==> flow/design.v <==
module LASER (
    input CLK,
    input RST,
    input [3:0] X,
    input [3:0] Y,
    output reg [3:0] C1X,
    output reg [3:0] C1Y,
    output reg [3:0] C2X,
    output reg [3:0] C2Y,
    output reg DONE);
  parameter DATA_WIDTH      = 4;
  parameter VALID_POINT_NUM = 40;
  parameter VALID_POINT_NUM_BY_FOUR = 10;
  parameter ITER_NUM        = 4;
  parameter VALID_PTS_WIDTH       = 6;
  parameter RADIUS = 4;
  integer idx,depth;
  reg[6:0] currentState, nextState;
  localparam IDLE         = 7'b0000001;
  localparam RD_DATA      = 7'b0000010;
  localparam FIRST_TRY_C1 = 7'b0000100;
  localparam FIND_C2      = 7'b0001000;
  localparam FIND_C1      = 7'b0010000;
  localparam EVAL         = 7'b0100000;
  localparam FINISH         = 7'b1000000;
  wire state_IDLE         = currentState[0];
  wire state_RD_DATA      = currentState[1];
  wire state_FIRST_TRY_C1 = currentState[2];
  wire state_FIND_C2      = currentState[3];
  wire state_FIND_C1      = currentState[4];
  wire state_EVAL         = currentState[5];
  wire state_DONE         = currentState[6];
  reg[5:0] valid_pts_cnt;
  reg[DATA_WIDTH-1:0] row_ptr,col_ptr;
  reg[2:0] iters_cnt ;
  wire[1:0] rd_data_in_switch = valid_pts_cnt[1:0];
  reg[VALID_PTS_WIDTH-1:0] curr_valid_Num_acc_ff;
  reg[VALID_PTS_WIDTH-1:0] best_Num_ff;
  reg[DATA_WIDTH-1:0] bestC1X_ff,bestC1Y_ff,bestC2X_ff,bestC2Y_ff;
  reg[DATA_WIDTH-1:0] valid_pts_X_cir_buf[0:VALID_POINT_NUM_BY_FOUR-1][0:3];
  reg[DATA_WIDTH-1:0] valid_pts_Y_cir_buf[0:VALID_POINT_NUM_BY_FOUR-1][0:3];
  reg [VALID_PTS_WIDTH-1:0] det_inside_C1;
  reg [VALID_PTS_WIDTH-1:0] det_inside_C2;
  reg [VALID_PTS_WIDTH-1:0] curr_valid_Num_acc_wr;
  wire[3:0] pt_is_in;
  wire[DATA_WIDTH-1:0] current_validX1 = valid_pts_X_cir_buf[VALID_POINT_NUM_BY_FOUR-1][0];
  wire[DATA_WIDTH-1:0] current_validY1 = valid_pts_Y_cir_buf[VALID_POINT_NUM_BY_FOUR-1][0];
  wire[DATA_WIDTH-1:0] current_validX2 = valid_pts_X_cir_buf[VALID_POINT_NUM_BY_FOUR-1][1];
  wire[DATA_WIDTH-1:0] current_validY2 = valid_pts_Y_cir_buf[VALID_POINT_NUM_BY_FOUR-1][1];
  wire[DATA_WIDTH-1:0] current_validX3 = valid_pts_X_cir_buf[VALID_POINT_NUM_BY_FOUR-1][2];
  wire[DATA_WIDTH-1:0] current_validY3 = valid_pts_Y_cir_buf[VALID_POINT_NUM_BY_FOUR-1][2];
  wire[DATA_WIDTH-1:0] current_validX4 = valid_pts_X_cir_buf[VALID_POINT_NUM_BY_FOUR-1][3];
  wire[DATA_WIDTH-1:0] current_validY4 = valid_pts_Y_cir_buf[VALID_POINT_NUM_BY_FOUR-1][3];
  wire rd_data_done_f        = valid_pts_cnt == (VALID_POINT_NUM-1) && state_RD_DATA;
  wire valid_pts_traversed_f = valid_pts_cnt == (VALID_POINT_NUM_BY_FOUR-1) &&
       (state_FIND_C1 || state_FIND_C2 || state_FIRST_TRY_C1) ;
  wire first_try_done_f      = row_ptr == 15 && col_ptr == 15
       && state_FIRST_TRY_C1 && valid_pts_traversed_f;
  wire find_C2_done_f      = row_ptr == 15 && col_ptr == 15 && state_FIND_C2;
  wire find_C1_done_f      = row_ptr == 15 && col_ptr == 15 && state_FIND_C1;
  wire value_converged_f   = curr_valid_Num_acc_ff == best_Num_ff && state_EVAL;
  wire iters_done_f        = iters_cnt == ITER_NUM-1;
  always @(posedge CLK)
  begin
    if(RST)
    begin
      currentState <= RD_DATA;
    end
    else
    begin
      currentState <= nextState;
    end
  end
  always @(*)
  begin
    case (currentState)
      IDLE    :
      begin
        nextState            = RD_DATA;
      end
      RD_DATA :
      begin
        nextState            = rd_data_done_f   ? FIRST_TRY_C1 : RD_DATA;
      end
      FIRST_TRY_C1 :
      begin
        nextState            = first_try_done_f ? FIND_C2 : FIRST_TRY_C1;
      end
      FIND_C2 :
      begin
        nextState            = find_C2_done_f ? FIND_C1 : FIND_C2;
      end
      FIND_C1 :
      begin
        nextState            =  find_C1_done_f ? EVAL : FIND_C1;
      end
      EVAL    :
      begin
        nextState            = (iters_done_f || value_converged_f) ? FINISH:FIND_C2;
      end
      FINISH    :
      begin
        nextState            = IDLE;
      end
      default :
      begin
        nextState            = IDLE;
      end
    endcase
  end
  always @(posedge CLK)
  begin
    if(RST)
    begin
      row_ptr <= 0;
      col_ptr <= 0;
    end
    else if(state_IDLE || currentState != nextState)
    begin
      row_ptr <= 0;
      col_ptr <= 0;
    end
    else
    begin
      if(first_try_done_f || find_C1_done_f || find_C2_done_f)
      begin
        row_ptr  <= 0;
        col_ptr  <= 0;
      end
      else
      begin
        row_ptr  <= (col_ptr == 15) && valid_pts_traversed_f ?
                 row_ptr+1 : row_ptr ;
        col_ptr  <= valid_pts_traversed_f ?
                 ((col_ptr==15) ? 0 :col_ptr+1) : col_ptr;
      end
    end
  end
  always @(posedge CLK)
  begin
    if(RST)
    begin
      valid_pts_cnt <= 0;
    end
    else if(state_IDLE || currentState != nextState || valid_pts_traversed_f)
    begin
      valid_pts_cnt <= 0;
    end
    else if(state_RD_DATA)
    begin
      valid_pts_cnt <= valid_pts_cnt + 1;
    end
    else if(state_FIND_C1 || state_FIND_C2 || state_FIRST_TRY_C1)
    begin
      valid_pts_cnt <= valid_pts_cnt + 1;
    end
    else
    begin
      valid_pts_cnt <= valid_pts_cnt;
    end
  end
  always @(posedge CLK)
  begin
    if(RST)
    begin
      iters_cnt <= 0;
    end
    else if(state_IDLE)
    begin
      iters_cnt <= 0;
    end
    else if(find_C1_done_f)
    begin
      iters_cnt <= iters_cnt + 1;
    end
    else
    begin
      ;
    end
  end
  always @(posedge CLK)
  begin
    if(state_RD_DATA)
    begin
      for ( depth = 0 ; depth < 4 ; depth = depth + 1)
        for(idx = 1 ; idx < VALID_POINT_NUM_BY_FOUR ; idx = idx+1)
        begin
          if(rd_data_in_switch==2'b00)
          begin
            valid_pts_X_cir_buf[idx][depth] <= valid_pts_X_cir_buf[idx-1][depth];
            valid_pts_Y_cir_buf[idx][depth] <= valid_pts_Y_cir_buf[idx-1][depth];
          end
        end
      case(rd_data_in_switch)
        2'b00:
        begin
          valid_pts_X_cir_buf[0][0] <= X;
          valid_pts_Y_cir_buf[0][0] <= Y;
        end
        2'b01:
        begin
          valid_pts_X_cir_buf[0][1] <= X;
          valid_pts_Y_cir_buf[0][1] <= Y;
        end
        2'b10:
        begin
          valid_pts_X_cir_buf[0][2] <= X;
          valid_pts_Y_cir_buf[0][2] <= Y;
        end
        2'b11:
        begin
          valid_pts_X_cir_buf[0][3] <= X;
          valid_pts_Y_cir_buf[0][3] <= Y;
        end
        default:
        begin
          valid_pts_X_cir_buf[0][0] <= 0;
          valid_pts_Y_cir_buf[0][0] <= 0;
        end
      endcase
    end
    else if((state_FIND_C1 || state_FIRST_TRY_C1 || state_FIND_C2))
    begin
      for(depth = 0 ;depth < 4 ; depth= depth + 1)
        for(idx = 1 ; idx < VALID_POINT_NUM_BY_FOUR ; idx = idx+1)
        begin
          valid_pts_X_cir_buf[idx][depth] <= valid_pts_X_cir_buf[idx-1][depth];
          valid_pts_Y_cir_buf[idx][depth] <= valid_pts_Y_cir_buf[idx-1][depth];
          valid_pts_X_cir_buf[0][depth] <= valid_pts_X_cir_buf[VALID_POINT_NUM_BY_FOUR-1][depth];
          valid_pts_Y_cir_buf[0][depth] <= valid_pts_Y_cir_buf[VALID_POINT_NUM_BY_FOUR-1][depth];
        end
    end
    else
    begin
      ;
    end
  end
  always @(posedge CLK)
  begin
    if(RST)
    begin
      bestC1X_ff <= 0;
      bestC1Y_ff <= 0;
      bestC2X_ff <= 0;
      bestC2Y_ff <= 0;
      best_Num_ff <= 0;
    end
    else if(state_IDLE)
    begin
      bestC1X_ff <= 0;
      bestC1Y_ff <= 0;
      bestC2X_ff <= 0;
      bestC2Y_ff <= 0;
      best_Num_ff <= 0;
    end
    else if(state_FIRST_TRY_C1 || state_FIND_C1)
    begin
      if(curr_valid_Num_acc_wr >= best_Num_ff)
      begin
        bestC1X_ff <= col_ptr;
        bestC1Y_ff <= row_ptr;
        best_Num_ff <= curr_valid_Num_acc_wr;
      end
      else
      begin
        ;
      end
    end
    else if(state_FIND_C2)
    begin
      if(curr_valid_Num_acc_wr >= best_Num_ff)
      begin
        bestC2X_ff <= col_ptr;
        bestC2Y_ff <= row_ptr;
        best_Num_ff <= curr_valid_Num_acc_wr;
      end
      else
      begin
        ;
      end
    end
    else
    begin
      bestC1X_ff <= bestC1X_ff;
      bestC1Y_ff <= bestC1Y_ff;
      bestC2X_ff <= bestC2X_ff;
      bestC2Y_ff <= bestC2Y_ff;
      best_Num_ff <= best_Num_ff;
    end
  end
  always @(posedge CLK)
  begin
    if(RST)
    begin
      C1X <= 0;
      C1Y <= 0;
      C2X <= 0;
      C2Y <= 0;
      DONE <= 0;
    end
    else if(state_IDLE)
    begin
      C1X <= 0;
      C1Y <= 0;
      C2X <= 0;
      C2Y <= 0;
      DONE <= 0;
    end
    else if(state_DONE)
    begin
      C1X <= bestC1X_ff;
      C1Y <= bestC1Y_ff;
      C2X <= bestC2X_ff;
      C2Y <= bestC2Y_ff;
      DONE <= 1;
    end
    else
    begin
      ;
    end
  end
  reg[DATA_WIDTH-1:0] C1_Xin;
  reg[DATA_WIDTH-1:0] C1_Yin;
  wire[DATA_WIDTH-1:0] C1_Xin_feed = C1_Xin;
  wire[DATA_WIDTH-1:0] C1_Yin_feed = C1_Yin;
  reg[DATA_WIDTH-1:0] C2_Xin;
  reg[DATA_WIDTH-1:0] C2_Yin;
  wire[DATA_WIDTH-1:0] C2_Xin_feed = C2_Xin;
  wire[DATA_WIDTH-1:0] C2_Yin_feed = C2_Yin;
  always @(*)
  begin:DET_IN_INPUTS
    if(state_FIRST_TRY_C1)
    begin
      C1_Xin = col_ptr;
      C1_Yin = row_ptr;
      C2_Xin = col_ptr;
      C2_Yin = row_ptr;
    end
    else if(state_FIND_C1)
    begin
      C1_Xin = col_ptr;
      C1_Yin = row_ptr;
      C2_Xin = bestC2X_ff;
      C2_Yin = bestC2Y_ff;
    end
    else if(state_FIND_C2)
    begin
      C1_Xin = bestC1X_ff;
      C1_Yin = bestC1Y_ff;
      C2_Xin = col_ptr;
      C2_Yin = row_ptr;
    end
    else
    begin
      C1_Xin = 0;
      C1_Yin = 0;
      C2_Xin = 0;
      C2_Yin = 0;
    end
  end
  always @(posedge CLK )
  begin
    if(RST)
    begin
      curr_valid_Num_acc_ff <= 0;
    end
    else if(state_IDLE || valid_pts_traversed_f||currentState!=nextState)
    begin
      curr_valid_Num_acc_ff <= 0;
    end
    else if(state_FIND_C1 || state_FIND_C2 || state_FIRST_TRY_C1)
    begin
      curr_valid_Num_acc_ff <= curr_valid_Num_acc_wr;
    end
    else
    begin
      curr_valid_Num_acc_ff <= curr_valid_Num_acc_ff;
    end
  end
  always @(*)
  begin
    curr_valid_Num_acc_wr = (pt_is_in[0] + pt_is_in[1]) + (pt_is_in[2] +pt_is_in[3])
                          + curr_valid_Num_acc_ff;
  end
  det_inside
    #(
      .RADIUS (RADIUS )
    )
    u_det_inside0(
      .circle1X (C1_Xin_feed ),
      .circle1Y (C1_Yin_feed ),
      .circle2X (C2_Xin_feed ),
      .circle2Y (C2_Yin_feed ),
      .validX   (current_validX1),
      .validY   (current_validY1),
      .pt_is_in (pt_is_in[0] )
    );
  det_inside
    #(
      .RADIUS (RADIUS )
    )
    u_det_inside1(
      .circle1X (C1_Xin_feed ),
      .circle1Y (C1_Yin_feed ),
      .circle2X (C2_Xin_feed ),
      .circle2Y (C2_Yin_feed ),
      .validX   (current_validX2),
      .validY   (current_validY2),
      .pt_is_in (pt_is_in[1] )
    );
  det_inside
    #(
      .RADIUS (RADIUS )
    )
    u_det_inside2(
      .circle1X (C1_Xin_feed ),
      .circle1Y (C1_Yin_feed ),
      .circle2X (C2_Xin_feed ),
      .circle2Y (C2_Yin_feed ),
      .validX   (current_validX3   ),
      .validY   (current_validY3  ),
      .pt_is_in (pt_is_in[2] )
    );
  det_inside
    #(
      .RADIUS (RADIUS )
    )
    u_det_inside3(
      .circle1X (C1_Xin_feed ),
      .circle1Y (C1_Yin_feed ),
      .circle2X (C2_Xin_feed ),
      .circle2Y (C2_Yin_feed ),
      .validX   (current_validX4   ),
      .validY   (current_validY4   ),
      .pt_is_in (pt_is_in[3] )
    );
endmodule
module det_inside(input[3:0] circle1X,
                    input[3:0] circle1Y,
                    input[3:0] circle2X,
                    input[3:0] circle2Y,
                    input[3:0] validX,
                    input[3:0] validY,
                    output pt_is_in);
  parameter RADIUS = 4;
  reg det_inside_C1,det_inside_C2;
  wire signed[4:0] dispC1X = validX - circle1X;
  reg[3:0] absDispC1X;
  wire signed[4:0] dispC1Y = validY - circle1Y;
  reg[3:0] absDispC1Y;
  wire signed[4:0] dispC2X = validX - circle2X;
  reg[3:0] absDispC2X;
  wire signed[4:0] dispC2Y = validY - circle2Y;
  reg[3:0] absDispC2Y;
  always @(*)
  begin: absoulute
    if(dispC1X > 0)
    begin
      absDispC1X = dispC1X;
    end
    else
    begin
      absDispC1X = ~dispC1X+1;
    end
    if(dispC1Y > 0)
    begin
      absDispC1Y = dispC1Y;
    end
    else
    begin
      absDispC1Y = ~dispC1Y+1;
    end
    if(dispC2X > 0)
    begin
      absDispC2X = dispC2X;
    end
    else
    begin
      absDispC2X = ~dispC2X+1;
    end
    if(dispC2Y > 0)
    begin
      absDispC2Y = dispC2Y;
    end
    else
    begin
      absDispC2Y = ~dispC2Y+1;
    end
  end
  always@(*)
  begin: DET_INSIDE
    det_inside_C1 = ((absDispC1X == RADIUS) && (absDispC1Y == 0))
                  || ((absDispC1X == 0) && (absDispC1Y == RADIUS))
                  || (((absDispC1X <= RADIUS - 1) && (absDispC1Y <= RADIUS - 1))
                      && ~((absDispC1X == RADIUS - 1) && (absDispC1Y == RADIUS - 1)));
    det_inside_C2 = ((absDispC2X == RADIUS) && (absDispC2Y == 0))
                  || ((absDispC2X == 0) && (absDispC2Y == RADIUS))
                  || (((absDispC2X <= RADIUS - 1) && (absDispC2Y <= RADIUS - 1))
                      && ~((absDispC2X == RADIUS - 1) && (absDispC2Y == RADIUS - 1)));
  end
  assign pt_is_in = det_inside_C1 || det_inside_C2;
endmodule
# Step by step through the tools: LASER
# Tool output for the design above, in the order of the flow.
# Lines are those of the file above, counted from 1.
# Operators carry their Yosys type and port widths (W data, S select, Z words).
# Cell names lack the library's common part.
# Not given: n/a
dict set report design {
  design {LASER}
  clk_port {CLK}
  library {sky130hd}
  lib_corner {tt_025C_1v80}
}

# Word-level counts
# Yosys after proc, flatten, opt, wreduce and memory -nomap, before mapping. Print and check cells are not counted. Equal cells are merged and count once.
dict set report bits {
  in_bits 10
  elab_cells 636
  regBits 389
  out_inout_bits 17
}
dict set report classes {
  bitwise 25
  mux 280
  addsub 40
  equal 52
  n_reduce_logical 110
  cmp 33
}
# op n
set op_table {}
lappend op_table {{$mux W4} 270}
lappend op_table {{$sub A4 B4 Y5} 16}
lappend op_table {{$gt A5 B1 Y1 const B} 16}
lappend op_table {{$add A4 B2 Y4 const B} 16}
lappend op_table {{$le A4 B2 Y1 const B} 16}
lappend op_table {{$eq A4 B2 Y1 const B} 16}
lappend op_table {{$eq A4 B3 Y1 const B} 16}
lappend op_table {{$not A4 Y4} 16}
lappend op_table {{$logic_not A4 Y1} 16}
lappend op_table {{$logic_and A1 B1 Y1} 49}
lappend op_table {{$pmux W7 S6} 1}
lappend op_table {{$mux W6} 6}
lappend op_table {{$logic_or A1 B1 Y1} 31}
lappend op_table {{$reduce_and A2 Y1} 5}
lappend op_table {{$not A1 Y1} 9}
lappend op_table {{$ne A2 B1 Y1 const B} 4}
lappend op_table {{$add A4 B1 Y4 const B} 2}
lappend op_table {{$eq A4 B4 Y1 const B} 2}
lappend op_table {{$eq A7 B1 Y1 const B} 1}
lappend op_table {{$eq A7 B2 Y1 const B} 1}
lappend op_table {{$eq A7 B3 Y1 const B} 1}
lappend op_table {{$eq A7 B4 Y1 const B} 1}
lappend op_table {{$eq A7 B5 Y1 const B} 1}
lappend op_table {{$eq A7 B6 Y1 const B} 1}
lappend op_table {{$ne A7 B7 Y1} 1}
lappend op_table {{$mux W7} 1}
lappend op_table {{$reduce_bool A2 Y1} 3}
lappend op_table {{$reduce_or A2 Y1} 3}
# Not listed: further kinds 17, cells in them 19.

# Depth
# Depth = most cells in a row (Yosys ltp): at word level without a register or memory, in the mapped netlist without a sequential cell, where the memories' decode and read muxes count.
dict set report logic_depth {
  word_depth 20
  ABC_AREA 1
  ltp_mapped 41
  mapped_depth_nobuf 39
}

# Mapped cells and area
# The flow's flattened synthesis, as Yosys stat reports it; memories are mapped. The netlist is that of the ABC_AREA named above (0 if unset); the other value can give another one.
# Totals and module areas in this step are rounded.
# cell_type n area_total_um2
set types {}
lappend types {edfxtp_1 320 9.61E+03}
lappend types {nand2_1 472 1.77E+03}
lappend types {dfxtp_1 69 1.38E+03}
lappend types {ha_1 99 1.24E+03}
lappend types {inv_1 255 957.168}
lappend types {nand3_1 162 810.778}
lappend types {nor2_1 128 480.461}
lappend types {o21ai_0 65 325.312}
lappend types {a21oi_1 54 270.259}
lappend types {nand4_1 28 175.168}
lappend types {xor2_1 19 166.41}
lappend types {o21bai_1 17 127.622}
lappend types {nand2_2 20 125.12}
lappend types {xnor2_1 9 78.826}
lappend types {fa_1 3 60.058}
lappend types {a211oi_1 7 52.55}
lappend types {clkbuf_1 13 48.797}
lappend types {xor2_2 3 48.797}
# Other cell types: 31; their cells: 69.
dict set report mapped {
  ffs 389
  stdcells 1812
  seq_area_mm2 0.01099
  yosys_area_mm2 0.01823
  buf_cells 17
}

# Path before layout
# Source: OpenSTA report_checks on the synthesized netlist (no wires, ideal clock, input and output delay 20% of the period each), path of least setup slack; recovery checks are left aside. Register names are those of the netlist, which keeps one name where synthesis merged equal registers.
dict set report synth_path {
  kind {register -> register}
  from {register currentState[4]}
  to {register valid_pts_X_cir_buf}
  arrival_ns 5.995
  setup_time_ns 2.229
  setup_slack_ns -1.724
  t_required_ns 4.271
  period_ns 6.5
  t_first_pin_ns 0.000
  n_path_buf 2
  driving_pins 9
  delay_ns 8.224
  synth_period_reached_ns 8.224
}
# "delay_ns" = arrival - input delay + setup time.
# "driving_pins" counts driving pins, that of a launching flip-flop among them; a cell with two outputs on the path counts twice.
# "synth_period_reached_ns" = period - worst setup slack (recovery checks aside). The figure is calculated, with input and output delays left at 20% of the set period.
# An end named without its bit number is one bit of that signal or, where synthesis recoded a state register, one of its new flip-flops.
# The rows between start and end are the longest chain of elaborated cells between them; the timing report does not say that the signal goes this way. Where chains are equally long, one stands for them.
# A line is the first line of the expression or statement that the cell stems from. Yosys adds cells for indexed reads and writes and turns some case tables into memories.
# At most two assigning lines are given for a register; there are more.
# Only ways into the end's enable, where the timed path ends, are counted here.
dict set report synth_via {
  cell_sequence {dfxtp_1 -> buf_4 -> inv_2 -> nand2_4 -> nor2_2 -> inv_2 -> clkbuf_1 -> nand2_1 -> nand2_1}
  elab_chain_cells 4
  cells_between 4
  classes_between {reduce/logical (4)}
}
# item line_no
set synth_rtl {}
lappend synth_rtl {{start, declared} 18} ;# reg[6:0] currentState, nextState;
lappend synth_rtl {{start, assigned} 67} ;# currentState <= RD_DATA;
lappend synth_rtl {{start, assigned} 71} ;# currentState <= nextState;
lappend synth_rtl {{$logic_or A1 B1 Y1 (2 in a row)} 222} ;# else if((state_FIND_C1 || state_FIRST_TRY_C1 || state_FIND_C2))
lappend synth_rtl {{$reduce_bool A2 Y1} n/a}
lappend synth_rtl {{$reduce_and A2 Y1} n/a}
lappend synth_rtl {{end, assigned} 227} ;# valid_pts_X_cir_buf[idx][depth] <= valid_pts_X_cir_buf[idx-1][depth];
lappend synth_rtl {{end, assigned} 229} ;# valid_pts_X_cir_buf[0][depth] <= valid_pts_X_cir_buf[VALID_POINT_NUM_BY_FOUR-1][depth];
lappend synth_rtl {{end, declared} 40} ;# reg[DATA_WIDTH-1:0] valid_pts_X_cir_buf[0:VALID_POINT_NUM_BY_FOUR-1][0:3];

# Timing after layout
# From the final timing report of job 2: the path of least setup slack in the routed layout; clock arrival at registers is part of the times.
dict set report layout_path {
  kind {register -> register}
  from {register currentState[4]}
  to {register (name not given)}
  t_required_ns 10.40
  t_first_pin_ns 0.55
  n_path_buf 0
  setup_time_ns 0.16
  arrival_ns 7.26
  driving_pins 34
  period_ns 10.0
  setup_slack_ns 3.13
}
# The rows between start and end are the longest chain of elaborated cells between them; the timing report does not say that the signal goes this way. Where chains are equally long, one stands for them.
dict set report layout_via {
  cell_sequence {dfxtp_1 -> inv_2 -> nor2_4 -> nand2_1 -> nand2_1 -> nand2_1 -> nand2_1 -> inv_1 -> ha_1 -> inv_1 -> ha_1 -> inv_1 -> nor2_1 -> nand2_1 -> nand3_1 -> nand3_1 -> o21ai_1 -> nand2_1 -> a21oi_1 -> fa_1 -> fa_1 -> inv_1 -> fa_1 -> ha_1 -> a21boi_0 -> o21ai_0 -> a21boi_0 -> o21a_1 -> o21ai_0 -> nand2_1 -> nand2_1 -> clkinv_1 -> nor2_1 -> a211oi_1}
  elab_chain_cells 17
  cells_between 227
  classes_between {add/sub (36); compare (33); eq/ne (32); mux (24); logic (24); reduce/logical (78)}
}
# item line_no
set layout_rtl {}
lappend layout_rtl {{start, declared} 18} ;# reg[6:0] currentState, nextState;
lappend layout_rtl {{start, assigned} 67} ;# currentState <= RD_DATA;
lappend layout_rtl {{start, assigned} 71} ;# currentState <= nextState;
lappend layout_rtl {{$mux W4} 339} ;# else if(state_FIND_C1)
lappend layout_rtl {{$mux W4} 332} ;# if(state_FIRST_TRY_C1)
lappend layout_rtl {{$sub A4 B4 Y5} 447} ;# wire signed[4:0] dispC1X = validX - circle1X;
lappend layout_rtl {{$not A4 Y4} 463} ;# absDispC1X = ~dispC1X+1;
lappend layout_rtl {{$add A4 B2 Y4} 463}
lappend layout_rtl {{$mux W4} 457} ;# if(dispC1X > 0)
lappend layout_rtl {{$eq A4 B2 Y1} 495} ;# && ~((absDispC1X == RADIUS - 1) && (absDispC1Y == RADIUS - 1)));
lappend layout_rtl {{(+3 left out)} n/a}
lappend layout_rtl {{$logic_or A1 B1 Y1} 492} ;# det_inside_C1 = ((absDispC1X == RADIUS) && (absDispC1Y == 0))
lappend layout_rtl {{$logic_or A1 B1 Y1} 501} ;# assign pt_is_in = det_inside_C1 || det_inside_C2;
lappend layout_rtl {{$add A1 B1 Y2} 382} ;# curr_valid_Num_acc_wr = (pt_is_in[0] + pt_is_in[1]) + (pt_is_in[2] +pt_is_in[3])
lappend layout_rtl {{$add A2 B2 Y3} 382}
lappend layout_rtl {{$add A3 B6 Y6} 382}
lappend layout_rtl {{$ge A6 B6 Y1} 258}
lappend layout_rtl {{$reduce_and A2 Y1} n/a}
lappend layout_rtl {{end, assigned} 260}
lappend layout_rtl {{end, assigned} 284}
lappend layout_rtl {{end, declared} 39}
# Nets of the timed path that keep an RTL name, with a line that drives or declares them; the list need not be complete.
# signal line_no
set layout_nets {}
lappend layout_nets {curr_valid_Num_acc_wr[1] 382}

Appendix: measured runs

Module LASER, platform sky130hd: 2 stored runs of the flow (Yosys, OpenROAD) with differing settings, in no particular order. Input and output delays are each 20% of the period that was set; the output load is 0.01 pF.
By "achieved_clock_period_ns" is meant the clock period of the run minus its worst setup slack. This is arithmetic on one report: input and output delays are still those of the set period (20% each).
"worst_path_allowed_less_slack_ns" is the time allowed to the run's worst setup path (the clock period less input and output delay, where it has them) less its slack. Clock arrival times count: a late capture clock shortens it, a late launch clock lengthens it.
"fin_power_mw": no workload was simulated; the value follows from the tool's default switching activity.
The results are shown rounded.

[flow] job 1: files
==> flow/run.sh <==
#!/bin/bash
# the make line also repeats the synthesis and layout settings of config.mk as NAME=value (left out here)
make -C /OpenROAD-flow-scripts/flow DESIGN_CONFIG=/design/flow/config.mk WORK_HOME=/design/flow/orfs CLKGATE_MAP_FILE= finish
==> flow/config.mk <==
export PLATFORM = sky130hd
export DESIGN_NAME = LASER
export DESIGN_NICKNAME = LASER
export VERILOG_FILES = /design/flow/design.v
export SDC_FILE = /design/flow/constraint.sdc
export NUM_CORES = 4
export LEC_CHECK = 0
export ABC_AREA = 1
export CAP_MARGIN = 20
export CELL_PAD_IN_SITES_GLOBAL_PLACEMENT = 3
export CORE_ASPECT_RATIO = 1.42
export CORE_MARGIN = 6
export CORE_UTILIZATION = 63
export CTS_CLUSTER_SIZE = 91
export GPL_ROUTABILITY_DRIVEN = 0
export GPL_TIMING_DRIVEN = 1
export HOLD_SLACK_MARGIN = -0.09
export MAX_ROUTING_LAYER = met4
export PLACE_DENSITY = 0.53
export SETUP_SLACK_MARGIN = -0.06
export SLEW_MARGIN = 30
==> flow/constraint.sdc <==
create_clock -name core_clock -period 10.0 [get_ports {CLK}]
set_input_delay 2.0000 -clock core_clock [delete_from_list [all_inputs] [get_ports {CLK}]]
set_output_delay 2.0000 -clock core_clock [all_outputs]
set_load 0.01 [all_outputs]

[flow] job 1: not finished: placement ended with error GPL-0301

[flow] job 2: files
==> flow/run.sh <==
#!/bin/bash
# the make line also repeats the synthesis and layout settings of config.mk as NAME=value (left out here)
make -C /OpenROAD-flow-scripts/flow DESIGN_CONFIG=/design/flow/config.mk WORK_HOME=/design/flow/orfs CLKGATE_MAP_FILE= finish
==> flow/config.mk <==
export PLATFORM = sky130hd
export DESIGN_NAME = LASER
export DESIGN_NICKNAME = LASER
export VERILOG_FILES = /design/flow/design.v
export SDC_FILE = /design/flow/constraint.sdc
export NUM_CORES = 4
export LEC_CHECK = 0
export ABC_AREA = 1
export CAP_MARGIN = 20
export CELL_PAD_IN_SITES_GLOBAL_PLACEMENT = 3
export CORE_ASPECT_RATIO = 1.42
export CORE_MARGIN = 9
export CORE_UTILIZATION = 40
export CTS_CLUSTER_SIZE = 62
export GPL_ROUTABILITY_DRIVEN = 0
export GPL_TIMING_DRIVEN = 1
export MAX_ROUTING_LAYER = met5
export PLACE_DENSITY = 0.53
export SETUP_SLACK_MARGIN = -0.06
export SLEW_MARGIN = 20
==> flow/constraint.sdc <==
create_clock -name core_clock -period 10.0 [get_ports {CLK}]
set_input_delay 2.0000 -clock core_clock [delete_from_list [all_inputs] [get_ports {CLK}]]
set_output_delay 2.0000 -clock core_clock [all_outputs]
set_load 0.01 [all_outputs]

[flow] job 2: metrics
[metrics] ws_setup_ns = 3.134
[metrics] fin_power_mw = 6.347
[metrics] final_util_pct = 45.6
[metrics] stdcell_area_mm2 = 0.0204
[metrics] worst_path_allowed_less_slack_ns = 6.87
[metrics] timing.worst_path_kind = register -> register
[metrics] achieved_clock_period_ns = 6.866
[metrics] total_negative_slack_ns = 0.000
[metrics] design_die_area_mm2 = 0.0537
[metrics] synthesis_area_mm2 = 0.01823
[metrics] hold_worst_slack_ns = 0.413
